==> flow/design.v <==
`timescale 1ns / 1ps
module Register #(parameter [15:0] RESET_VALUE = 16'h0000) (I, E, FunSel, Clock, Reset, Q);
    input wire [15:0] I;
    input wire E;
    input wire [2:0] FunSel;
    input wire Clock;
    input wire Reset;  
    output reg [15:0] Q;
    always @(posedge Clock) begin
        if (~Reset)
            Q <= RESET_VALUE;
        else if(E) begin
            case(FunSel)
                3'b000: Q <= Q - 16'd1;
                3'b001: Q <= Q + 16'd1;
                3'b010: Q <= I;
                3'b011: Q <= 16'b0;
                3'b100: Q <= {8'b0, I[7:0]};
                3'b101: Q[7:0] <= I[7:0];
                3'b110: Q[15:8] <= I[7:0];
                3'b111: Q[15:0] <= { {8{I[7]}}, I[7:0] };
            endcase
        end
    end
endmodule
`timescale 1ns / 1ps
module RegisterFile(I, OutASel, OutBSel, FunSel, RegSel, ScrSel, Clock, Reset, OutA, OutB);
    input wire [15:0] I;
    input wire [2:0] OutASel;
    input wire [2:0] OutBSel;
    input wire [2:0] FunSel;
    input wire [3:0] RegSel;
    input wire [3:0] ScrSel;
    input wire Clock;
    input wire Reset;
    output reg [15:0] OutA;
    output reg [15:0] OutB;
    wire [15:0] R1_Q, R2_Q, R3_Q, R4_Q;
    wire [15:0] S1_Q, S2_Q, S3_Q, S4_Q;
    Register R1(.I(I), .E(~RegSel[3]), .FunSel(FunSel), .Clock(Clock), .Reset(Reset), .Q(R1_Q));
    Register R2(.I(I), .E(~RegSel[2]), .FunSel(FunSel), .Clock(Clock), .Reset(Reset), .Q(R2_Q));
    Register R3(.I(I), .E(~RegSel[1]), .FunSel(FunSel), .Clock(Clock), .Reset(Reset), .Q(R3_Q));
    Register R4(.I(I), .E(~RegSel[0]), .FunSel(FunSel), .Clock(Clock), .Reset(Reset), .Q(R4_Q));
    Register S1(.I(I), .E(~ScrSel[3]), .FunSel(FunSel), .Clock(Clock), .Reset(Reset), .Q(S1_Q));
    Register S2(.I(I), .E(~ScrSel[2]), .FunSel(FunSel), .Clock(Clock), .Reset(Reset), .Q(S2_Q));
    Register S3(.I(I), .E(~ScrSel[1]), .FunSel(FunSel), .Clock(Clock), .Reset(Reset), .Q(S3_Q));
    Register S4(.I(I), .E(~ScrSel[0]), .FunSel(FunSel), .Clock(Clock), .Reset(Reset), .Q(S4_Q));
    always @(*) begin
        case(OutASel)
            3'b000: OutA = R1_Q;
            3'b001: OutA = R2_Q;
            3'b010: OutA = R3_Q;
            3'b011: OutA = R4_Q;
            3'b100: OutA = S1_Q;
            3'b101: OutA = S2_Q;
            3'b110: OutA = S3_Q;
            3'b111: OutA = S4_Q;
        endcase
        case(OutBSel)
            3'b000: OutB = R1_Q;
            3'b001: OutB = R2_Q;
            3'b010: OutB = R3_Q;
            3'b011: OutB = R4_Q;
            3'b100: OutB = S1_Q;
            3'b101: OutB = S2_Q;
            3'b110: OutB = S3_Q;
            3'b111: OutB = S4_Q;
        endcase
    end
endmodule
`timescale 1ns / 1ps
module AddressRegisterFile(I, OutCSel, OutDSel, FunSel, RegSel, Clock, Reset, OutC, OutD);
    input wire [15:0] I;
    input wire [1:0] OutCSel;
    input wire [1:0] OutDSel;
    input wire [2:0] FunSel;
    input wire [2:0] RegSel;
    input Clock;
    input Reset;
    output reg [15:0] OutC;
    output reg [15:0] OutD;
    wire [15:0] PC_Q, AR_Q, SP_Q;
    Register #(.RESET_VALUE(16'd0))   PC(.I(I), .E(~RegSel[2]), .FunSel(FunSel), .Clock(Clock), .Reset(Reset), .Q(PC_Q));
    Register #(.RESET_VALUE(16'd0))   AR(.I(I), .E(~RegSel[1]), .FunSel(FunSel), .Clock(Clock), .Reset(Reset), .Q(AR_Q));
    Register #(.RESET_VALUE(16'd255)) SP(.I(I), .E(~RegSel[0]), .FunSel(FunSel), .Clock(Clock), .Reset(Reset), .Q(SP_Q));
    always @(*) begin
        case(OutCSel)
            2'b00: OutC = PC_Q;
            2'b01: OutC = PC_Q;
            2'b10: OutC = AR_Q;
            2'b11: OutC = SP_Q;
        endcase
        case(OutDSel)
            2'b00: OutD = PC_Q;
            2'b01: OutD = PC_Q;
            2'b10: OutD = AR_Q;
            2'b11: OutD = SP_Q;
        endcase
    end
endmodule
`timescale 1ns / 1ps
module InstructionRegister(I, Write, LH, Clock, Reset, IROut, IRNext);
    input wire [7:0] I;
    input wire Write;
    input wire LH;
    input wire Clock;
    input wire Reset;
    output reg [15:0] IROut;
    output reg [15:0] IRNext;  
    always @(*) begin
        IRNext = IROut;
        if(Write) begin
            case(LH)
                1'b0: IRNext[7:0] = I;
                1'b1: IRNext[15:8] = I;
            endcase
        end
        if (~Reset)
            IRNext = 16'b0;
    end
    always @(posedge Clock) begin
        IROut <= IRNext;
    end
endmodule
`timescale 1ns / 1ps
module ArithmeticLogicUnit(A, B, FunSel, WF, Clock, Reset, ALUOut, FlagsOut, FlagsNext);
    input wire [15:0] A;
    input wire [15:0] B;
    input wire [4:0] FunSel;
    input wire WF;
    input wire Clock;
    input wire Reset;
    output reg [15:0] ALUOut;
    output reg [3:0] FlagsOut;  
    output reg [3:0] FlagsNext;  
    reg Z, C, N, O;
    reg [15:0] comp;  
    always @(*) begin
        C = 1'b0;
        N = 1'b0;
        O = 1'b0;
        comp = ~B;
        ALUOut = 16'b0;
        case(FunSel)
            5'b00000: ALUOut = {8'b0, A[7:0]};
            5'b00001: ALUOut = {8'b0, B[7:0]};
            5'b00010: ALUOut = {8'b0, ~A[7:0]};
            5'b00011: ALUOut = {8'b0, ~B[7:0]};
            5'b00100:  begin  
                ALUOut = 16'b0;
                {C, ALUOut[7:0]} = A[7:0] + B[7:0];
                    if ((~A[7] == ALUOut[7]) && (~B[7] == ALUOut[7]))
                       O = 1;
                   else
                       O = 0;
            end
            5'b00101:  begin  
                ALUOut = 16'b0;
                {C, ALUOut[7:0]} = A[7:0] + B[7:0] + FlagsOut[2];
                    if ((~A[7] == ALUOut[7]) && (~B[7] == ALUOut[7]))
                       O = 1;
                   else
                       O = 0;
            end
            5'b00110: begin  
                ALUOut = 16'b0;
                {C, ALUOut[7:0]} = A[7:0] + comp[7:0] + 1;
                if ((~A[7] == ALUOut[7]) && (B[7] == ALUOut[7]))
                    O = 1;
                else
                    O = 0;
            end
            5'b00111: ALUOut = {8'b0, A[7:0] & B[7:0]};
            5'b01000: ALUOut = {8'b0, A[7:0] | B[7:0]};
            5'b01001: ALUOut = {8'b0, A[7:0] ^ B[7:0]};
            5'b01010: ALUOut = {8'b0, ~(A[7:0] & B[7:0])};
            5'b01011: begin  
                ALUOut = {8'b0, A[6:0], 1'b0};
                C = A[7];
            end
            5'b01100: begin  
                ALUOut = {8'b0, 1'b0, A[7:1]};
                C = A[0];
            end
            5'b01101: begin  
                ALUOut = {8'b0, A[7], A[7:1]};
                C = A[0];
            end
            5'b01110: begin  
                C = A[7];
                ALUOut = {8'b0, A[6:0], FlagsOut[2]};
            end
            5'b01111: begin  
                C = A[0];
                ALUOut = {8'b0, FlagsOut[2], A[7:1]};
            end
            5'b10000: ALUOut = A;
            5'b10001: ALUOut = B;
            5'b10010: ALUOut = ~A;
            5'b10011: ALUOut = ~B;
            5'b10100: begin  
                {C, ALUOut} = A + B;
                if ((~A[15] == ALUOut[15]) && (~B[15] == ALUOut[15]))
                    O = 1;
                else
                    O = 0;
            end
            5'b10101: begin  
                {C, ALUOut} = A + B + FlagsOut[2];
                if ((~A[15] == ALUOut[15]) && (~B[15] == ALUOut[15]))
                    O = 1;
                else
                    O = 0;
            end
            5'b10110: begin  
                {C, ALUOut} = A + comp + 1;
                if ((~A[15] == ALUOut[15]) && (B[15] == ALUOut[15]))
                    O = 1;
                else
                    O = 0;
            end
            5'b10111: ALUOut = A & B;
            5'b11000: ALUOut = A | B;
            5'b11001: ALUOut = A ^ B;
            5'b11010: ALUOut = ~(A & B);
            5'b11011: begin  
                ALUOut = {A[14:0], 1'b0};
                C = A[15];
            end
            5'b11100: begin  
                ALUOut = {1'b0, A[15:1]};
                C = A[0];
            end
            5'b11101: begin  
                ALUOut = {A[15], A[15:1]};
                C = A[0];
            end
            5'b11110: begin  
                C = A[15];
                ALUOut = {A[14:0], FlagsOut[2]};
            end
            5'b11111: begin  
                C = A[0];
                ALUOut = {FlagsOut[2], A[15:1]};
            end
        endcase
        if ((FunSel[4] && ALUOut == 16'b0) || (~FunSel[4] && ALUOut[7:0] == 8'b0))
            Z = 1;
        else
            Z = 0;
        if ((FunSel != 5'b01101) && (FunSel != 5'b11101)) begin
            if ((FunSel[4] && ALUOut[15]) || (~FunSel[4] && ALUOut[7]))
                N = 1;
            else
                N = 0;
        end
    end
    always @(*) begin
        FlagsNext = FlagsOut;
        if(WF) begin
            case (FunSel[3:0])
                4'b0100: begin
                    FlagsNext[0] = O;
                    FlagsNext[2] = C;
                end
                4'b0101: begin
                    FlagsNext[0] = O;
                    FlagsNext[2] = C;
                end
                4'b0110: begin
                    FlagsNext[0] = O;
                    FlagsNext[2] = C;
                end
                4'b1011: FlagsNext[2] = C;
                4'b1100: FlagsNext[2] = C;
                4'b1101: FlagsNext[2] = C;
                4'b1110: FlagsNext[2] = C;
                4'b1111: FlagsNext[2] = C;
                default: ;
            endcase
            if ((FunSel != 5'b01101) && (FunSel != 5'b11101))
                FlagsNext[1] = N;
            FlagsNext[3] = Z;
        end
        if (~Reset)
            FlagsNext = 4'b0;
    end
    always @(posedge Clock) begin
        FlagsOut <= FlagsNext;
    end
endmodule
`timescale 1ns / 1ps
module ArithmeticLogicUnitSystem(
    RF_OutASel, RF_OutBSel, RF_FunSel, RF_RegSel, RF_ScrSel, ALU_FunSel, ALU_WF, ARF_OutCSel,
    ARF_OutDSel, ARF_FunSel, ARF_RegSel, IR_LH, IR_Write, Mem_WR, Mem_CS, MuxASel, MuxBSel, MuxCSel, Clock,
    Reset, MemData, Address, MuxCOut, IRNext, FlagsNext
    );
    input wire [2:0] RF_OutASel, RF_OutBSel, RF_FunSel;
    input wire [3:0] RF_RegSel, RF_ScrSel;
    input wire [4:0] ALU_FunSel;
    input wire ALU_WF;
    input wire [1:0] ARF_OutCSel, ARF_OutDSel;
    input wire [2:0] ARF_FunSel, ARF_RegSel;
    input wire IR_LH, IR_Write;
    input wire Mem_WR, Mem_CS;
    input wire [1:0] MuxASel, MuxBSel;
    input wire MuxCSel;
    input wire Clock;
    input wire Reset;
    input wire [7:0] MemData;
    output wire [15:0] Address;
    output reg [7:0] MuxCOut;
    output wire [15:0] IRNext;
    output wire [3:0] FlagsNext;
    reg [15:0] MuxAOut, MuxBOut;
    wire [15:0] OutA, OutB, OutC;
    wire [15:0] ALUOut;
    wire [15:0] IRFull;
    wire [7:0] IROut;
    wire [3:0] FlagsOut;
    wire [7:0] MemOut;
    assign MemOut = (~Mem_WR && ~Mem_CS) ? MemData : 8'h00;
    assign IROut = IRFull[7:0];
    RegisterFile RF(.I(MuxAOut), .OutASel(RF_OutASel), .OutBSel(RF_OutBSel), .FunSel(RF_FunSel),
        .RegSel(RF_RegSel), .ScrSel(RF_ScrSel), .Clock(Clock), .Reset(Reset), .OutA(OutA), .OutB(OutB));
    AddressRegisterFile ARF(.I(MuxBOut), .OutCSel(ARF_OutCSel), .OutDSel(ARF_OutDSel), .FunSel(ARF_FunSel),
        .RegSel(ARF_RegSel), .Clock(Clock), .Reset(Reset), .OutC(OutC), .OutD(Address));
    InstructionRegister IR(.I(MemOut), .Write(IR_Write), .LH(IR_LH), .Clock(Clock), .Reset(Reset),
        .IROut(IRFull), .IRNext(IRNext));
    ArithmeticLogicUnit ALU(.A(OutA), .B(OutB), .FunSel(ALU_FunSel), .WF(ALU_WF), .Clock(Clock), .Reset(Reset),
        .ALUOut(ALUOut), .FlagsOut(FlagsOut), .FlagsNext(FlagsNext));
    always @(*) begin
        case(MuxASel)
            2'b00: MuxAOut = ALUOut;
            2'b01: MuxAOut = OutC;
            2'b10: MuxAOut = {8'b0, MemOut};
            2'b11: MuxAOut = {8'b0, IROut};
        endcase
        case(MuxBSel)
            2'b00: MuxBOut = ALUOut;
            2'b01: MuxBOut = OutC;
            2'b10: MuxBOut = {8'b0, MemOut};
            2'b11: MuxBOut = {8'b0, IROut};
        endcase
        case(MuxCSel)
            1'b0: MuxCOut = ALUOut[7:0];
            1'b1: MuxCOut = ALUOut[15:8];
        endcase
    end
endmodule
`timescale 1ns / 1ps
module CPUSystem(Clock, Reset, T, Mem_Address, Mem_WData, Mem_RData, Mem_Read, Mem_Write);
    input wire Clock;
    input wire Reset;
    output wire [7:0] T;
    output wire [15:0] Mem_Address;
    output wire [7:0] Mem_WData;
    input wire [7:0] Mem_RData;
    output wire Mem_Read;
    output wire Mem_Write;
    reg [2:0] RF_OutASel, RF_OutBSel, RF_FunSel;
    reg [3:0] RF_RegSel, RF_ScrSel;
    reg [4:0] ALU_FunSel;
    reg ALU_WF;
    reg [1:0] ARF_OutCSel, ARF_OutDSel;
    reg [2:0] ARF_FunSel, ARF_RegSel;
    reg IR_LH, IR_Write;
    reg Mem_WR, Mem_CS;
    reg [1:0] MuxASel, MuxBSel;
    reg MuxCSel;
    reg [5:0] D;
    reg [1:0] RSEL;
    reg S;
    reg [2:0] DSTREG, SREG1, SREG2;
    reg [7:0] _T;
    reg [7:0] T_n;
    reg [2:0] q_RF_OutASel, q_RF_OutBSel, q_RF_FunSel;
    reg [3:0] q_RF_RegSel, q_RF_ScrSel;
    reg [4:0] q_ALU_FunSel;
    reg q_ALU_WF;
    reg [1:0] q_ARF_OutCSel, q_ARF_OutDSel;
    reg [2:0] q_ARF_FunSel, q_ARF_RegSel;
    reg q_IR_LH, q_IR_Write;
    reg q_Mem_WR, q_Mem_CS;
    reg [1:0] q_MuxASel, q_MuxBSel;
    reg q_MuxCSel;
    reg [5:0] q_D;
    reg [1:0] q_RSEL;
    reg q_S;
    reg [2:0] q_DSTREG, q_SREG1, q_SREG2;
    reg [7:0] q_T;
    reg [7:0] q_Tout;
    wire [15:0] IRNext;
    wire [3:0] FlagsNext;
    ArithmeticLogicUnitSystem _ALUSystem(.RF_OutASel(q_RF_OutASel), .RF_OutBSel(q_RF_OutBSel), .RF_FunSel(q_RF_FunSel),
        .RF_RegSel(q_RF_RegSel), .RF_ScrSel(q_RF_ScrSel), .ALU_FunSel(q_ALU_FunSel), .ALU_WF(q_ALU_WF), .ARF_OutCSel(q_ARF_OutCSel),
        .ARF_OutDSel(q_ARF_OutDSel), .ARF_FunSel(q_ARF_FunSel), .ARF_RegSel(q_ARF_RegSel), .IR_LH(q_IR_LH), .IR_Write(q_IR_Write),
        .Mem_WR(q_Mem_WR), .Mem_CS(q_Mem_CS), .MuxASel(q_MuxASel), .MuxBSel(q_MuxBSel), .MuxCSel(q_MuxCSel), .Clock(Clock),
        .Reset(Reset), .MemData(Mem_RData), .Address(Mem_Address), .MuxCOut(Mem_WData), .IRNext(IRNext), .FlagsNext(FlagsNext)
    );
    assign T = q_Tout;
    assign Mem_Read = ~q_Mem_CS & ~q_Mem_WR;
    assign Mem_Write = ~q_Mem_CS & q_Mem_WR;
    always @(posedge Clock) begin
        q_RF_OutASel <= RF_OutASel; q_RF_OutBSel <= RF_OutBSel; q_RF_FunSel <= RF_FunSel;
        q_RF_RegSel <= RF_RegSel; q_RF_ScrSel <= RF_ScrSel;
        q_ALU_FunSel <= ALU_FunSel; q_ALU_WF <= ALU_WF;
        q_ARF_OutCSel <= ARF_OutCSel; q_ARF_OutDSel <= ARF_OutDSel;
        q_ARF_FunSel <= ARF_FunSel; q_ARF_RegSel <= ARF_RegSel;
        q_IR_LH <= IR_LH; q_IR_Write <= IR_Write;
        q_Mem_WR <= Mem_WR; q_Mem_CS <= Mem_CS;
        q_MuxASel <= MuxASel; q_MuxBSel <= MuxBSel; q_MuxCSel <= MuxCSel;
        q_D <= D; q_RSEL <= RSEL; q_S <= S;
        q_DSTREG <= DSTREG; q_SREG1 <= SREG1; q_SREG2 <= SREG2;
        q_T <= _T; q_Tout <= T_n;
    end
    always @(*) begin
        RF_OutASel = q_RF_OutASel; RF_OutBSel = q_RF_OutBSel; RF_FunSel = q_RF_FunSel;
        RF_RegSel = q_RF_RegSel; RF_ScrSel = q_RF_ScrSel;
        ALU_FunSel = q_ALU_FunSel; ALU_WF = q_ALU_WF;
        ARF_OutCSel = q_ARF_OutCSel; ARF_OutDSel = q_ARF_OutDSel;
        ARF_FunSel = q_ARF_FunSel; ARF_RegSel = q_ARF_RegSel;
        IR_LH = q_IR_LH; IR_Write = q_IR_Write;
        Mem_WR = q_Mem_WR; Mem_CS = q_Mem_CS;
        MuxASel = q_MuxASel; MuxBSel = q_MuxBSel; MuxCSel = q_MuxCSel;
        D = q_D; RSEL = q_RSEL; S = q_S;
        DSTREG = q_DSTREG; SREG1 = q_SREG1; SREG2 = q_SREG2;
        _T = q_T; T_n = q_Tout;
        if (~Reset) begin
            RF_OutASel = 3'b0; RF_OutBSel = 3'b0; RF_FunSel = 3'b0;
            ALU_FunSel = 5'b0; ALU_WF = 1'b0;
            ARF_OutCSel = 2'b0; ARF_OutDSel = 2'b0; ARF_FunSel = 3'b0;
            IR_LH = 1'b0; Mem_WR = 1'b0;
            MuxASel = 2'b0; MuxBSel = 2'b0; MuxCSel = 1'b0;
            D = 6'b0; RSEL = 2'b0; S = 1'b0;
            DSTREG = 3'b0; SREG1 = 3'b0; SREG2 = 3'b0;
            T_n = 8'd0;
            _T = 8'd1;
            IR_Write = 1'b0;
            Mem_CS = 1'b1;
            resetSel();
        end
        else begin
            case (_T)
                8'd1: begin
                    T_n = _T;
                    RF_RegSel = 4'b1111;
                    RF_ScrSel = 4'b1111;
                    Mem_CS = 1'b0;
                    Mem_WR = 1'b0;
                    IR_Write = 1'b1;
                    IR_LH = 1'b0;
                    ARF_OutDSel = 2'b00;
                    ARF_RegSel = 3'b011;
                    ARF_FunSel = 3'b001;
                    _T = 8'd2;
                end
                8'd2: begin
                    T_n = _T;
                    IR_LH = 1'b1;
                    _T = 8'd4;
                end
                8'd4: begin
                    T_n = _T;
                    IR_Write = 1'b0;
                    resetSel();
                    decode(IRNext);
                    case (D)
                        6'h00: branch_1();
                        6'h01: begin
                            if (~FlagsNext[3])
                                branch_1();
                            else _T =  8'd1;
                        end
                        6'h02: begin
                            if (FlagsNext[3])
                                branch_1();
                            else _T =  8'd1;
                        end
                        6'h03: begin
                            inc_dec_sp(1'b0);
                            _T = 8'd8;
                        end
                        6'h04: push_1();
                        6'h05: inc_dec_1();
                        6'h06: inc_dec_1();
                        6'h07: one_sreg_1();
                        6'h08: one_sreg_1();
                        6'h09: one_sreg_1();
                        6'h0A: one_sreg_1();
                        6'h0B: one_sreg_1();
                        6'h0C: two_sreg_1();
                        6'h0D: two_sreg_1();
                        6'h0E: one_sreg_1();
                        6'h0F: two_sreg_1();
                        6'h10: two_sreg_1();
                        6'h11: mov(1'b1);
                        6'h12: ldr_1();
                        6'h13: str_1();
                        6'h14: mov(1'b0);
                        6'h15: two_sreg_1();
                        6'h16: two_sreg_1();
                        6'h17: two_sreg_1();
                        6'h18: one_sreg_1();
                        6'h19: two_sreg_1();
                        6'h1A: two_sreg_1();
                        6'h1B: two_sreg_1();
                        6'h1C: two_sreg_1();
                        6'h1D: two_sreg_1();
                        6'h1E: branch_1();
                        6'h1F: begin
                            inc_dec_sp(1'b0);
                            _T = 8'd8;
                        end
                        6'h20: ldrim();
                        6'h21: strim_1();
                    endcase
                end
                8'd8: begin
                    T_n = _T;
                    resetSel();
                    case (D)
                        6'h00: branch_2();
                        6'h01: branch_2();
                        6'h02: branch_2();
                        6'h03: pop_1();
                        6'h04: push_2();
                        6'h05: inc_dec_2(3'b001);
                        6'h06: inc_dec_2(3'b000);
                        6'h07: one_sreg_2(5'b11011, 1'b0);
                        6'h08: one_sreg_2(5'b11100, 1'b0);
                        6'h09: one_sreg_2(5'b11101, 1'b0);
                        6'h0A: one_sreg_2(5'b11110, 1'b0);
                        6'h0B: one_sreg_2(5'b11111, 1'b0);
                        6'h0C: two_sreg_2();
                        6'h0D: two_sreg_2();
                        6'h0E: one_sreg_2(5'b10010, 1'b0);
                        6'h0F: two_sreg_2();
                        6'h10: two_sreg_2();
                        6'h12: ldr_2();
                        6'h13: str_2();
                        6'h15: two_sreg_2();
                        6'h16: two_sreg_2();
                        6'h17: two_sreg_2();
                        6'h18: one_sreg_2(5'b10000, S);
                        6'h19: two_sreg_2();
                        6'h1A: two_sreg_2();
                        6'h1B: two_sreg_2();
                        6'h1C: two_sreg_2();
                        6'h1D: two_sreg_2();
                        6'h1E: bx_1();
                        6'h1F: bl_1();
                        6'h21: strim_2();
                    endcase
                end
                8'd16: begin
                    T_n = _T;
                    resetSel();
                    case (D)
                        6'h00: branch_3();
                        6'h01: branch_3();
                        6'h02: branch_3();
                        6'h03: pop_2();
                        6'h0C: two_sreg_3(5'b10111, 1'b0);
                        6'h0D: two_sreg_3(5'b11000, 1'b0);
                        6'h0F: two_sreg_3(5'b11001, 1'b0);
                        6'h10: two_sreg_3(5'b11010, 1'b0);
                        6'h15: two_sreg_3(5'b10100, 1'b0);
                        6'h16: two_sreg_3(5'b10101, 1'b0);
                        6'h17: two_sreg_3(5'b10110, 1'b0);
                        6'h19: two_sreg_3(5'b10100, S);
                        6'h1A: two_sreg_3(5'b10110, S);
                        6'h1B: two_sreg_3(5'b10111, S);
                        6'h1C: two_sreg_3(5'b11000, S);
                        6'h1D: two_sreg_3(5'b11001, S);
                        6'h1E: bx_2();
                        6'h1F: bl_2();
                        6'h21: strim_3();
                    endcase
                end
                8'd32: begin
                    T_n = _T;
                    resetSel();
                    case (D)
                        6'h1E: bx_3();
                        6'h1F: bl_3();
                        6'h21: strim_4();
                    endcase
                end
                 8'd64: begin
                    T_n = _T;
                    resetSel();
                    case (D)
                        6'h21: begin
                            strim_5();
                        end
                    endcase
                end
                default: resetSel();
            endcase
        end
    end
    task decode (input [15:0] IR);
    begin
        D = IR[15:10];
        RSEL = IR[9:8];
        S = IR[9];
        DSTREG = IR[8:6];
        SREG1 = IR[5:3];
        SREG2 = IR[2:0];
    end
    endtask
    task resetSel ();
    begin
        Mem_CS = 1'b1;
        ARF_RegSel = 3'b111;
        RF_RegSel = 4'b1111;
        RF_ScrSel = 4'b1111;
    end
    endtask
    task branch_1 ();
    begin
        ARF_OutCSel = 2'b00;  
        MuxASel = 2'b01;  
        RF_ScrSel = 4'b0111;  
        RF_FunSel = 3'b010;
        _T = 8'd8;
        end
    endtask
    task branch_2 ();
    begin
        MuxASel = 2'b11;  
        RF_ScrSel = 4'b1011;  
        RF_FunSel = 3'b111;
        _T = 8'd16;
    end
    endtask
    task branch_3 ();
    begin
        RF_OutASel = 3'b100;  
        RF_OutBSel = 3'b101;  
        MuxBSel = 2'b00;
        ARF_RegSel = 3'b011;  
        ARF_FunSel = 3'b010;
        ALU_FunSel = 5'b10100;
        ALU_WF = 1'b0;
        _T = 8'd1;
    end
    endtask
    task inc_dec_sp (input id);
    begin
        ARF_RegSel = 3'b110;  
        ARF_FunSel = id ? 3'b000 : 3'b001;
    end
    endtask
    task  pop_1 ();
    begin
        Mem_CS = 1'b0;
        Mem_WR = 1'b0;  
        ARF_OutDSel = 2'b11;  
        MuxASel = 2'b10;  
        case (RSEL)
            2'b00: RF_RegSel = 4'b0111;  
            2'b01: RF_RegSel = 4'b1011;  
            2'b10: RF_RegSel = 4'b1101;  
            2'b11: RF_RegSel = 4'b1110;  
        endcase
        RF_FunSel = 3'b100;
        inc_dec_sp(1'b0);
        _T = 8'd16;
    end
    endtask
    task pop_2 ();
    begin
        Mem_CS = 1'b0;
        Mem_WR = 1'b0;  
        ARF_OutDSel = 2'b11;  
        MuxASel = 2'b10;  
        case (RSEL)
            2'b00: RF_RegSel = 4'b0111;  
            2'b01: RF_RegSel = 4'b1011;  
            2'b10: RF_RegSel = 4'b1101;  
            2'b11: RF_RegSel = 4'b1110;  
        endcase
        RF_FunSel = 3'b110;
        _T = 8'd1;
    end
    endtask
    task push_1 ();
    begin
        Mem_CS = 1'b0;
        Mem_WR = 1'b1;  
        ARF_OutDSel = 2'b11;  
        RF_OutASel = {1'b0, RSEL};
        MuxCSel = 1'b1;  
        ALU_FunSel = 5'b10000;
        ALU_WF = 1'b0;
        inc_dec_sp(1'b1);
        _T = 8'd8;
    end
    endtask
    task push_2 ();
    begin
        Mem_CS = 1'b0;
        Mem_WR = 1'b1;  
        ARF_OutDSel = 2'b11;  
        RF_OutASel = {1'b0, RSEL};
        MuxCSel = 1'b0;  
        ALU_FunSel = 5'b10000;
        ALU_WF = 1'b0;
        inc_dec_sp(1'b1);
        _T = 8'd1;
    end
    endtask
    task inc_dec_1 ();
    begin
        if (DSTREG[2]) begin
            case (DSTREG)
                3'b100: RF_RegSel = 4'b0111;  
                3'b101: RF_RegSel = 4'b1011;  
                3'b110: RF_RegSel = 4'b1101;  
                3'b111: RF_RegSel = 4'b1110;  
            endcase
            RF_FunSel = 3'b010;
        end
        else begin
            case (DSTREG)
                3'b000: ARF_RegSel = 3'b011;  
                3'b001: ARF_RegSel = 3'b011;  
                3'b010: ARF_RegSel = 3'b110;  
                3'b011: ARF_RegSel = 3'b101;  
            endcase
            ARF_FunSel = 3'b010;
        end
        if (SREG1[2]) begin
            RF_OutASel = {1'b0, SREG1[1:0]};
            ALU_FunSel = 5'b10000;
            ALU_WF = 1'b0;
            if (DSTREG[2])
                MuxASel = 2'b00;  
            else
                MuxBSel = 2'b00;  
        end
        else begin
            case (SREG1)
                3'b000: ARF_OutCSel = 2'b00;  
                3'b001: ARF_OutCSel = 2'b00;  
                3'b010: ARF_OutCSel = 2'b11;  
                3'b011: ARF_OutCSel = 2'b10;  
            endcase
            if (DSTREG[2])
                MuxASel = 2'b01;  
            else
                MuxBSel = 2'b01;  
        end
        _T = 8'd8;
    end
    endtask
    task inc_dec_2 (input [2:0] opcode);
    begin
        if (DSTREG[2]) begin
            case (DSTREG)
                3'b100: RF_RegSel = 4'b0111;  
                3'b101: RF_RegSel = 4'b1011;  
                3'b110: RF_RegSel = 4'b1101;  
                3'b111: RF_RegSel = 4'b1110;  
            endcase
            RF_FunSel = opcode;
        end
        else begin
            case (DSTREG)
                3'b000: ARF_RegSel = 3'b011;  
                3'b001: ARF_RegSel = 3'b011;  
                3'b010: ARF_RegSel = 3'b110;  
                3'b011: ARF_RegSel = 3'b101;  
            endcase
            ARF_FunSel = opcode;
        end
        _T = 8'd1;
    end
    endtask
    task one_sreg_1 ();
    begin
        if (~SREG1[2]) begin
            case (SREG1)
                3'b000: ARF_OutCSel = 2'b00;  
                3'b001: ARF_OutCSel = 2'b00;  
                3'b010: ARF_OutCSel = 2'b11;  
                3'b011: ARF_OutCSel = 2'b10;  
            endcase
            RF_ScrSel = 4'b0111;  
            MuxASel = 2'b01;  
            RF_FunSel = 3'b010;
        end
        _T = 8'd8;
    end
    endtask
    task one_sreg_2 (input [4:0] opcode, input s);
    begin
        if (SREG1[2])
            RF_OutASel = {1'b0, SREG1[1:0]};
        else
            RF_OutASel = 3'b100;  
        if (DSTREG[2]) begin
            case (DSTREG)
                3'b100: RF_RegSel = 4'b0111;  
                3'b101: RF_RegSel = 4'b1011;  
                3'b110: RF_RegSel = 4'b1101;  
                3'b111: RF_RegSel = 4'b1110;  
            endcase
            RF_FunSel = 3'b010;
            MuxASel = 2'b00;  
        end
        else begin
            case (DSTREG)
                3'b000: ARF_RegSel = 3'b011;  
                3'b001: ARF_RegSel = 3'b011;  
                3'b010: ARF_RegSel = 3'b110;  
                3'b011: ARF_RegSel = 3'b101;  
            endcase
            ARF_FunSel = 3'b010;
            MuxBSel = 2'b00;  
        end
        ALU_FunSel = opcode;
        ALU_WF = s;
        _T = 8'd1;
    end
    endtask
    task two_sreg_1 ();
    begin
        if (~SREG1[2]) begin
            case (SREG1)
                3'b000: ARF_OutCSel = 2'b00;  
                3'b001: ARF_OutCSel = 2'b00;  
                3'b010: ARF_OutCSel = 2'b11;  
                3'b011: ARF_OutCSel = 2'b10;  
            endcase
            RF_ScrSel = 4'b0111;  
            MuxASel = 2'b01;  
            RF_FunSel = 3'b010;
        end
        _T = 8'd8;
    end
    endtask
    task two_sreg_2 ();
    begin
       if (~SREG2[2]) begin
            case (SREG2)
                3'b000: ARF_OutCSel = 2'b00;  
                3'b001: ARF_OutCSel = 2'b00;  
                3'b010: ARF_OutCSel = 2'b11;  
                3'b011: ARF_OutCSel = 2'b10;  
            endcase
            RF_ScrSel = 4'b1011;  
            MuxASel = 2'b01;  
            RF_FunSel = 3'b010;
        end
        _T = 8'd16;
    end
    endtask
    task two_sreg_3 (input [4:0] opcode, input s);
    begin
        if (SREG1[2]) 
            RF_OutASel = {1'b0, SREG1[1:0]};
        else
            RF_OutASel = 3'b100;  
        if (SREG2[2])
            RF_OutBSel = {1'b0, SREG2[1:0]};
        else
            RF_OutBSel = 3'b101;  
        if (DSTREG[2]) begin
            case (DSTREG)
                3'b100: RF_RegSel = 4'b0111;  
                3'b101: RF_RegSel = 4'b1011;  
                3'b110: RF_RegSel = 4'b1101;  
                3'b111: RF_RegSel = 4'b1110;  
            endcase
            RF_FunSel = 3'b010;
            MuxASel = 2'b00;  
        end
        else begin
            case (DSTREG)
                3'b000: ARF_RegSel = 3'b011;  
                3'b001: ARF_RegSel = 3'b011;  
                3'b010: ARF_RegSel = 3'b110;  
                3'b011: ARF_RegSel = 3'b101;  
            endcase
            ARF_FunSel = 3'b010;
            MuxBSel = 2'b00;  
        end
        ALU_FunSel = opcode;
        ALU_WF = s;
        _T = 8'd1;
    end
    endtask
    task mov (input lh);
    begin
        case(RSEL)
            2'b00: RF_RegSel = 4'b0111;  
            2'b01: RF_RegSel = 4'b1011;  
            2'b10: RF_RegSel = 4'b1101;  
            2'b11: RF_RegSel = 4'b1110;  
        endcase
        RF_FunSel = lh ? 3'b110 : 3'b101;
        MuxASel = 2'b11;  
        _T = 8'd1;
    end
    endtask
    task ldr_1 ();
    begin
        Mem_CS = 1'b0;
        Mem_WR = 1'b0;  
        ARF_OutDSel = 2'b10;  
        MuxASel = 2'b10;  
        case (RSEL)
            2'b00: RF_RegSel = 4'b0111;  
            2'b01: RF_RegSel = 4'b1011;  
            2'b10: RF_RegSel = 4'b1101;  
            2'b11: RF_RegSel = 4'b1110;  
        endcase
        RF_FunSel = 3'b100;
        inc_dec_sp(1'b0);
        _T = 8'd8;
    end
    endtask
    task ldr_2 ();
    begin
        Mem_CS = 1'b0;
        Mem_WR = 1'b0;  
        ARF_OutDSel = 2'b10;  
        MuxASel = 2'b10;  
        case (RSEL)
            2'b00: RF_RegSel = 4'b0111;  
            2'b01: RF_RegSel = 4'b1011;  
            2'b10: RF_RegSel = 4'b1101;  
            2'b11: RF_RegSel = 4'b1110;  
        endcase
        RF_FunSel = 3'b110;
        inc_dec_sp(1'b1);
        _T = 8'd1;
    end
    endtask
    task str_1 ();
    begin
        Mem_CS = 1'b0;
        Mem_WR = 1'b1;  
        ARF_OutDSel = 2'b10;  
        RF_OutASel = {1'b0, RSEL};
        MuxCSel = 1'b0;  
        ALU_FunSel = 5'b10000;
        ALU_WF = 1'b0;
        inc_dec_sp(1'b0);
        _T = 8'd8;
    end
    endtask
    task str_2 ();
    begin
        Mem_CS = 1'b0;
        Mem_WR = 1'b1;  
        ARF_OutDSel = 2'b10;  
        RF_OutASel = {1'b0, RSEL};
        MuxCSel = 1'b1;  
        ALU_FunSel = 5'b10000;
        ALU_WF = 1'b0;
        inc_dec_sp(1'b1);
        _T = 8'd1;
    end
    endtask
    task bx_1 ();
    begin
        Mem_CS = 1'b0;
        Mem_WR = 1'b1;  
        ARF_OutDSel = 2'b11;  
        RF_OutASel = 3'b100;  
        MuxCSel = 1'b1;  
        ALU_FunSel = 5'b10000;
        ALU_WF = 1'b0;
        inc_dec_sp(1'b1);
        _T = 8'd16;
    end
    endtask
    task bx_2 ();
    begin
        Mem_CS = 1'b0;
        Mem_WR = 1'b1;  
        ARF_OutDSel = 2'b11;  
        RF_OutASel = 3'b100;  
        MuxCSel = 1'b0;  
        ALU_FunSel = 5'b10000;
        ALU_WF = 1'b0;
        inc_dec_sp(1'b1);
        _T = 8'd32;
    end
    endtask
    task bx_3 ();
    begin
        ARF_RegSel = 3'b011;  
        ARF_FunSel = 3'b010;
        RF_OutASel = {1'b0, RSEL};
        MuxBSel = 2'b00;  
        ALU_FunSel = 5'b10000;
        ALU_WF = 1'b0;
        _T = 8'd1;
    end
    endtask
    task bl_1 ();
    begin
        Mem_CS = 1'b0;
        Mem_WR = 1'b0;  
        ARF_OutDSel = 2'b11;  
        MuxBSel = 2'b10;  
        RF_ScrSel = 4'b0111;  
        RF_FunSel = 3'b100;
        inc_dec_sp(1'b0);
        _T = 8'd16;
    end
    endtask
    task bl_2 ();
    begin
        Mem_CS = 1'b0;
        Mem_WR = 1'b0;  
        ARF_OutDSel = 2'b11;  
        MuxBSel = 2'b10;  
        RF_ScrSel = 4'b0111;  
        RF_FunSel = 3'b110;
        _T = 8'd32;
    end
    endtask
    task bl_3 ();
    begin
        ARF_RegSel = 3'b011;  
        ARF_FunSel = 3'b010;
        RF_OutASel = 3'b100;  
        MuxBSel = 2'b00;  
        ALU_FunSel = 5'b10000;
        ALU_WF = 1'b0;
        _T = 8'd1;
    end
    endtask
    task ldrim ();
    begin
        case (RSEL)
            2'b00: RF_RegSel = 4'b0111;  
            2'b01: RF_RegSel = 4'b1011;  
            2'b10: RF_RegSel = 4'b1101;  
            2'b11: RF_RegSel = 4'b1110;  
        endcase
        RF_FunSel = 3'b100;
        MuxASel = 2'b11;  
        _T = 8'd1;
    end
    endtask
    task strim_1 ();
    begin
        RF_ScrSel = 4'b0111;  
        RF_FunSel = 3'b010;
        ARF_OutCSel = 2'b10;  
        MuxASel = 2'b01;  
        _T = 8'd8;
    end
    endtask
    task strim_2 ();
    begin
        RF_ScrSel = 4'b1011;  
        RF_FunSel = 3'b010;
        MuxASel = 2'b11;  
        _T = 8'd16;
    end
    endtask
    task strim_3 ();
    begin
        RF_OutASel = 3'b100;  
        RF_OutBSel = 3'b101;  
        ALU_FunSel = 5'b10100;
        ALU_WF = 1'b0;
        ARF_RegSel = 3'b101;  
        ARF_FunSel = 3'b010;
        MuxBSel = 2'b00;  
        _T = 8'd32;
    end
    endtask
    task strim_4 ();
    begin
        Mem_CS = 1'b0;
        Mem_WR = 1'b1;  
        ARF_OutDSel = 2'b10;  
        RF_OutASel = {1'b0, RSEL};
        MuxCSel = 1'b0;  
        ALU_FunSel = 5'b10000;
        ALU_WF = 1'b0;
        ARF_RegSel = 3'b101;  
        ARF_FunSel = 3'b001;
        _T = 8'd64;
    end
    endtask
    task strim_5 ();
    begin
        Mem_CS = 1'b0;
        Mem_WR = 1'b1;  
        ARF_OutDSel = 2'b10;  
        RF_OutASel = {1'b0, RSEL};
        MuxCSel = 1'b1;  
        ALU_FunSel = 5'b10000;
        ALU_WF = 1'b0;
        ARF_RegSel = 3'b101;  
        ARF_FunSel = 3'b001;
        _T = 8'd1;
    end
    endtask
endmodule
## Reports on CPUSystem

Each step is given for the RTL above and for the edited RTL.
"unedited" refers to lines of the RTL above, "edited" to lines of the edited file.
"change": "edited" minus "unedited" as printed here. "rel. change": 100 x difference / "unedited".
Operators: Yosys type, input widths -> output width; for muxes data width and select width s.
Library cell names are shortened.
The mark -- stands for no value.

| inputs | value |
|---|---|
| top | CPUSystem |
| clock input | Clock |
| library | sky130hd |
| library corner | tt_025C_1v80 |

## The edit

The edit as a unified diff against the file above.
The edited RTL no longer does the same as the RTL above: the edit was made by script, with no optimisation intended.

```diff
@@ -83,5 +83,9 @@
     Register #(.RESET_VALUE(16'd0))   PC(.I(I), .E(~RegSel[2]), .FunSel(FunSel), .Clock(Clock), .Reset(Reset), .Q(PC_Q));
     Register #(.RESET_VALUE(16'd0))   AR(.I(I), .E(~RegSel[1]), .FunSel(FunSel), .Clock(Clock), .Reset(Reset), .Q(AR_Q));
-    Register #(.RESET_VALUE(16'd255)) SP(.I(I), .E(~RegSel[0]), .FunSel(FunSel), .Clock(Clock), .Reset(Reset), .Q(SP_Q));
+    wire [15:0] SP_Q_m, SP_Q_s;
+    Register #(.RESET_VALUE(16'd255)) SP(.I(I), .E(~RegSel[0]), .FunSel(FunSel), .Clock(Clock), .Reset(Reset), .Q(SP_Q_m));
+    Register #(.RESET_VALUE(16'd255)) SP_2 (.I(I), .E(~(~RegSel[0])), .FunSel(FunSel), .Clock(Clock),
+        .Reset(Reset), .Q(SP_Q_s));
+    assign SP_Q = SP_Q_m ^ SP_Q_s;
     always @(*) begin
         case(OutCSel)
```

## Elaborated design

Counts by Yosys on the flattened word-level netlist (proc, flatten, opt, wreduce; memories kept). Register bits leave out memories and registers merged into their read ports (data or address). Print and check cells are left out.

Bit counts:

| element | unedited | edited | change | rel. change (%) |
|---|---|---|---|---|
| bits in registers | 272 | 288 | +16 | +5.88 |
| input bits | 10 | 10 | 0 | 0.00 |

Operators by class:

| element | unedited | edited | change | rel. change (%) |
|---|---|---|---|---|
| add/sub/neg operators | 30 | 32 | +2 | +6.67 |
| equality and inequality tests | 245 | 245 | 0 | 0.00 |
| muxes and demuxes | 187 | 189 | +2 | +1.07 |
| bitwise operators | 34 | 35 | +1 | +2.94 |
| reductions and logical operators | 153 | 155 | +2 | +1.31 |

Operator list:

| kind | unedited | edited | change | rel. change (%) |
|---|---|---|---|---|
| $reduce_and 2->1 | 23 | 25 | +2 | +8.70 |
| $pmux 8 s4 | 12 | 13 | +1 | +8.33 |
| $add 16x1->16 const B | 11 | 12 | +1 | +9.09 |
| $pmux 8 s6 | 11 | 12 | +1 | +9.09 |
| $sub 16x1->16 const B | 11 | 12 | +1 | +9.09 |
| $xor 16x16->16 | 1 | 2 | +1 | +100.00 |

Operator kinds equal on both sides are left out: 129.

## Depth

Depth = most cells in a row (Yosys ltp): at word level without a register or memory, in the mapped netlist without a sequential cell, where the memories' decode and read muxes count.

Depth:

| element | unedited | edited | change | rel. change (%) |
|---|---|---|---|---|
| depth after elaboration | 15 | 15 | 0 | 0.00 |
| ABC_AREA | 0 | 0 | -- | -- |
| gate-level depth with buffers | 24 | 23 | -1 | -4.17 |
| depth with buffers taken out | 20 | 21 | +1 | +5.00 |

## Netlist

Yosys stat after the flow's synthesis: flattened, memories mapped to cells. It holds for the ABC_AREA given above (unset counts as 0); a run with the other value may have another netlist.

Mapped netlist:

| element | unedited | edited | change | rel. change (%) |
|---|---|---|---|---|
| mapped cells | 3582 | 3810 | +228 | +6.37 |
| synthesis area (um2) | 24265.8 | 25791.0 | +1525.2 | +6.29 |
| area of sequential cells (um2) | 4744.6 | 5064.9 | +320.3 | +6.75 |
| mapped flip-flops | 237 | 253 | +16 | +6.75 |

Cells by type:

| cell | unedited | edited | change | rel. change (%) |
|---|---|---|---|---|
| o21ai_0 | 295 | 340 | +45 | +15.25 |
| nor2_1 | 325 | 366 | +41 | +12.62 |
| or3_1 | 71 | 47 | -24 | -33.80 |
| nor3_1 | 98 | 118 | +20 | +20.41 |
| and2_1 | 18 | 36 | +18 | +100.00 |
| a21oi_1 | 311 | 295 | -16 | -5.14 |
| dfxtp_1 | 237 | 253 | +16 | +6.75 |
| inv_1 | 111 | 124 | +13 | +11.71 |
| mux2i_1 | 65 | 52 | -13 | -20.00 |
| nand3b_1 | 9 | 21 | +12 | +133.33 |
| clkbuf_1 | 280 | 291 | +11 | +3.93 |
| a221oi_1 | 42 | 53 | +11 | +26.19 |
| a221o_1 | 27 | 38 | +11 | +40.74 |
| buf_4 | 17 | 6 | -11 | -64.71 |
| buf_2 | 28 | 38 | +10 | +35.71 |
| a22o_1 | 3 | 13 | +10 | +333.33 |
| and3_1 | 55 | 64 | +9 | +16.36 |
| a211oi_1 | 47 | 56 | +9 | +19.15 |

Cell types equal on both sides are left out: 14.
The list need not be complete.
The figures by module come from a second, unflattened synthesis with its own total; it is not the netlist above.

Unflattened totals:

| element | unedited | edited | change | rel. change (%) |
|---|---|---|---|---|
| cell total of the unflattened synthesis | 4835 | 5274 | +439 | +9.08 |
| area total of the unflattened synthesis (um2) | 34669.5 | 37561.0 | +2891.5 | +8.34 |

Each row is one instance without its submodules.

Modules, unedited:

| module | times used | cells | area (um2) | sequential area (um2) |
|---|---|---|---|---|
| Register | 8 | 247 | 1790.5 | 320.3 |
| CPUSystem | 1 | 785 | 5557.8 | 1401.3 |
| ArithmeticLogicUnit | 1 | 749 | 4997.3 | 80.1 |
| Register (RESET_VALUE=0) | 2 | 247 | 1790.5 | 320.3 |
| RegisterFile | 1 | 308 | 2135.8 | 0.0 |
| Register (RESET_VALUE=255) | 1 | 277 | 1883.1 | 320.3 |
| ArithmeticLogicUnitSystem | 1 | 75 | 868.3 | 0.0 |
| AddressRegisterFile | 1 | 109 | 701.9 | 0.0 |
| InstructionRegister | 1 | 62 | 620.6 | 320.3 |

Modules, edited:

| module | times used | cells | area (um2) | sequential area (um2) |
|---|---|---|---|---|
| Register | 8 | 265 | 1879.3 | 320.3 |
| CPUSystem | 1 | 785 | 5557.8 | 1401.3 |
| ArithmeticLogicUnit | 1 | 749 | 4997.3 | 80.1 |
| Register (RESET_VALUE=255) | 2 | 277 | 1883.1 | 320.3 |
| Register (RESET_VALUE=0) | 2 | 247 | 1790.5 | 320.3 |
| RegisterFile | 1 | 308 | 2135.8 | 0.0 |
| AddressRegisterFile | 1 | 127 | 999.7 | 0.0 |
| ArithmeticLogicUnitSystem | 1 | 75 | 868.3 | 0.0 |
| InstructionRegister | 1 | 62 | 620.6 | 320.3 |

## Timing after synthesis

Path of least setup slack by OpenSTA after synthesis, without wires, with an ideal clock, recovery checks aside; 20% of the period is set as input and as output delay. Where synthesis merged equal registers, the netlist keeps one of their names.

Timing path post-synthesis:

| element | unedited | edited | change | rel. change (%) |
|---|---|---|---|---|
| path type | flip-flop to output port | flip-flop to output port | -- | -- |
| from | register q_RF_OutBSel[2] | register q_RF_OutASel[0] | -- | -- |
| to | output Mem_WData[7] | output Mem_WData[6] | -- | -- |
| clock period (ns) | 12.0 | 12.0 | 0.0 | 0.00 |
| time at the first pin (ns) | 0.000 | 0.000 | 0.000 | -- |
| arrival (ns) | 3.925 | 4.276 | +0.351 | +8.94 |
| path slack (ns) | 5.675 | 5.324 | -0.351 | -- |
| delay of the path (ns) | 3.925 | 4.276 | +0.351 | +8.94 |
| driving pins on the path | 19 | 18 | -1 | -5.26 |
| path buffers | 3 | 2 | -1 | -33.33 |
| synthesis period reached (ns) | 6.325 | 6.676 | +0.351 | +5.55 |

"delay of the path" is the arrival time less input delay plus setup time.
A path that ends at an output port has no setup time.
"driving pins on the path": output pins that drive a net of the path, with the launching flip-flop's if there is one; two outputs of one cell count as two.
"synthesis period reached" is the clock period less the worst setup slack; recovery checks do not enter. This is arithmetic on one report: input and output delays are still those of the set period (20% each).
The rows between start and end are the longest chain of elaborated cells between them; the timing report does not say that the signal goes this way. Where chains are equally long, one stands for them.
Each line given opens the expression or statement behind the cell; cells for indexed reads and writes are added by Yosys, which also makes memories of some case tables.

| on the way, post-synthesis, unedited | value |
|---|---|
| cell sequence | dfxtp_1 > buf_4 > nor2b_1 > buf_6 > a22o_1 > a221o_1 > o21a_1 > ha_1 > buf_2 > inv_1 > a221oi_2 > nand4_1 > a31o_1 > a311oi_2 > or3_1 > a21oi_1 > or4_1 > a21oi_2 > mux2i_1 |
| length of the longest elaborated chain | 7 |
| elaborated cells on any way between the ends | 30 |
| classes of those cells | add/sub: 8; eq/ne: 7; mux: 4; logic: 10; reduce/logical: 1 |

RTL lines, path post-synthesis, unedited:

| element | RTL line | source |
|---|---|---|
| from (decl) | 377 | `reg [2:0] q_RF_OutASel, q_RF_OutBSel, q_RF_FunSel;` |
| from (assign) | 405 | `q_RF_OutASel <= RF_OutASel; q_RF_OutBSel <= RF_OutBSel; q_RF_FunSel <= RF_FunSel;` |
| $eq 3x3->1 | 59 | `case(OutBSel)` |
| $pmux 16 s8 | 59 |  |
| $not 16->16 | 142 | `comp = ~B;` |
| $add 16x16->17 | 216 | `{C, ALUOut} = A + comp + 1;` |
| $add 17x1->17 | 216 |  |
| $pmux 8 s16 | 144 | `case(FunSel)` |
| $pmux 8 s2 | 345 | `case(MuxCSel)` |
| to (decl) | 357 | `output wire [7:0] Mem_WData;` |

| on the way, post-synthesis, edited | value |
|---|---|
| cell sequence | dfxtp_1 > buf_2 > or3_4 > buf_2 > o22ai_1 > inv_1 > ha_1 > fa_1 > a211oi_2 > o22ai_1 > or4_4 > nor3b_4 > nand3_2 > nor2_2 > nand3_1 > o311ai_1 > nor2_1 > a21oi_1 |
| length of the longest elaborated chain | 6 |
| elaborated cells on any way between the ends | 30 |
| classes of those cells | add/sub: 8; eq/ne: 7; mux: 4; logic: 10; reduce/logical: 1 |

RTL lines, path post-synthesis, edited:

| element | RTL line | source |
|---|---|---|
| from (decl) | 381 | `reg [2:0] q_RF_OutASel, q_RF_OutBSel, q_RF_FunSel;` |
| from (assign) | 409 | `q_RF_OutASel <= RF_OutASel; q_RF_OutBSel <= RF_OutBSel; q_RF_FunSel <= RF_FunSel;` |
| $eq 3x3->1 | 49 | `case(OutASel)` |
| $pmux 16 s8 | 49 |  |
| $add 16x16->17 | 220 | `{C, ALUOut} = A + comp + 1;` |
| $add 17x1->17 | 220 |  |
| $pmux 8 s16 | 148 | `case(FunSel)` |
| $pmux 8 s2 | 349 | `case(MuxCSel)` |
| to (decl) | 361 | `output wire [7:0] Mem_WData;` |

## Worst path after layout

From the final timing report of the runs of pair 1: the path of least setup slack in the routed layout; clock arrival at registers is part of the times.

Timing path post-layout:

| element | unedited | edited | change | rel. change (%) |
|---|---|---|---|---|
| path type | flip-flop to output port | flip-flop to output port | -- | -- |
| from | register q_RF_OutBSel[2] | register q_RF_OutASel[1] | -- | -- |
| to | output Mem_WData[6] | output Mem_WData[6] | -- | -- |
| clock period (ns) | 12.0 | 12.0 | 0.0 | 0.00 |
| time at the first pin (ns) | 0.57 | 0.58 | +0.01 | +1.75 |
| arrival (ns) | 6.64 | 6.79 | +0.15 | +2.26 |
| path slack (ns) | 2.96 | 2.81 | -0.15 | -- |
| driving pins on the path | 17 | 18 | +1 | +5.88 |
| path buffers | 1 | 2 | +1 | +100.00 |

The rows between start and end are the longest chain of elaborated cells between them; the timing report does not say that the signal goes this way. Where chains are equally long, one stands for them.

| on the way, post-layout, unedited | value |
|---|---|
| cell sequence | dfxtp_2 > nor2b_1 > a21oi_1 > a21boi_0 > ha_1 > fa_1 > a21oi_1 > o211ai_1 > a21oi_1 > xnor2_1 > o2111ai_1 > nand3b_1 > xor2_1 > o221ai_1 > nand2_1 > o21ai_0 > clkdlybuf4s50_1 |
| length of the longest elaborated chain | 7 |
| elaborated cells on any way between the ends | 30 |
| classes of those cells | add/sub: 8; eq/ne: 7; mux: 4; logic: 10; reduce/logical: 1 |

RTL lines, path post-layout, unedited:

| element | RTL line | source |
|---|---|---|
| from (decl) | 377 | `reg [2:0] q_RF_OutASel, q_RF_OutBSel, q_RF_FunSel;` |
| from (assign) | 405 | `q_RF_OutASel <= RF_OutASel; q_RF_OutBSel <= RF_OutBSel; q_RF_FunSel <= RF_FunSel;` |
| $eq 3x3->1 | 59 | `case(OutBSel)` |
| $pmux 16 s8 | 59 |  |
| $not 16->16 | 142 | `comp = ~B;` |
| $add 16x16->17 | 216 | `{C, ALUOut} = A + comp + 1;` |
| $add 17x1->17 | 216 |  |
| $pmux 8 s16 | 144 | `case(FunSel)` |
| $pmux 8 s2 | 345 | `case(MuxCSel)` |
| to (decl) | 357 | `output wire [7:0] Mem_WData;` |

| on the way, post-layout, edited | value |
|---|---|
| cell sequence | dfxtp_1 > buf_4 > nor2b_1 > and3_1 > a211oi_2 > a21oi_1 > ha_1 > a21o_2 > a221oi_2 > o21ai_1 > nor3_1 > nand3_1 > nor2_2 > nand3_1 > o311ai_1 > nor2_1 > a21oi_1 > clkdlybuf4s50_1 |
| length of the longest elaborated chain | 6 |
| elaborated cells on any way between the ends | 30 |
| classes of those cells | add/sub: 8; eq/ne: 7; mux: 4; logic: 10; reduce/logical: 1 |

RTL lines, path post-layout, edited:

| element | RTL line | source |
|---|---|---|
| from (decl) | 381 | `reg [2:0] q_RF_OutASel, q_RF_OutBSel, q_RF_FunSel;` |
| from (assign) | 409 | `q_RF_OutASel <= RF_OutASel; q_RF_OutBSel <= RF_OutBSel; q_RF_FunSel <= RF_FunSel;` |
| $eq 3x3->1 | 49 | `case(OutASel)` |
| $pmux 16 s8 | 49 |  |
| $add 16x16->17 | 220 | `{C, ALUOut} = A + comp + 1;` |
| $add 17x1->17 | 220 |  |
| $pmux 8 s16 | 148 | `case(FunSel)` |
| $pmux 8 s2 | 349 | `case(MuxCSel)` |
| to (decl) | 361 | `output wire [7:0] Mem_WData;` |

## Flow runs

Runs of the flow (Yosys, OpenROAD) on both versions; the two runs of a pair have the same settings. The constraints put input and output delay at 20% of the set period each and load the outputs with 0.01 pF.

| settings, pair 1 | value |
|---|---|
| CORE_UTILIZATION | 40 |
| period_ns | 12.0 |
| CAP_MARGIN | 20 |
| CORE_MARGIN | 2 |
| SLEW_MARGIN | 20 |

Results, pair 1:

| element | unedited | edited | change | rel. change (%) |
|---|---|---|---|---|
| post-synthesis cell area (um2) | 24265.8 | 25791.0 | +1525.2 | +6.29 |
| area inside the die boundary (um2) | 62650.1 | 66525.3 | +3875.2 | +6.19 |
| area of the standard cells in the finished layout (um2) | 25545.8 | 27542.7 | +1996.9 | +7.82 |
| utilization after routing (%) | 42.5 | 43.0 | +0.5 | -- |
| setup slack of the worst path (ns) | 2.959 | 2.811 | -0.148 | -- |
| total negative slack (ns) | 0.000 | 0.000 | 0.000 | -- |
| lowest hold slack (ns) | 0.459 | 0.468 | +0.009 | -- |
| total power of the final layout (µW) | 3255 | 4756 | +1501 | +46.11 |
| reached clock period (ns) | 9.041 | 9.189 | +0.148 | +1.64 |

| settings, pair 2 | value |
|---|---|
| ABC_AREA | 1 |
| CAP_MARGIN | 10 |
| CORE_UTILIZATION | 50 |
| CTS_CLUSTER_DIAMETER | 243 |
| GPL_ROUTABILITY_DRIVEN | 1 |
| PLACE_DENSITY | 0.84 |
| period_ns | 6.89 |
| CORE_MARGIN | 2 |
| SLEW_MARGIN | 20 |

Results, pair 2:

| element | unedited | edited | change | rel. change (%) |
|---|---|---|---|---|
| post-synthesis cell area (um2) | 24183.2 | 25928.6 | +1745.4 | +7.22 |
| area inside the die boundary (um2) | 50142.4 | 53694.2 | +3551.8 | +7.08 |
| area of the standard cells in the finished layout (um2) | 25974.9 | 27732.8 | +1757.9 | +6.77 |
| utilization after routing (%) | 54.4 | 54.1 | -0.3 | -- |
| setup slack of the worst path (ns) | 0.194 | 0.348 | +0.154 | -- |
| total negative slack (ns) | 0.000 | 0.000 | 0.000 | -- |
| lowest hold slack (ns) | 0.463 | 0.462 | -0.001 | -- |
| total power of the final layout (µW) | 8991 | 11441 | +2450 | +27.25 |
| reached clock period (ns) | 6.696 | 6.542 | -0.154 | -2.30 |

"reached clock period" = clock period - worst setup slack. The figure is calculated, with input and output delays left at 20% of the set period.
By "total power of the final layout" is meant OpenSTA's value without simulated activity: inputs other than the clock are taken to toggle once in ten clock periods, and the tool carries that through the logic.
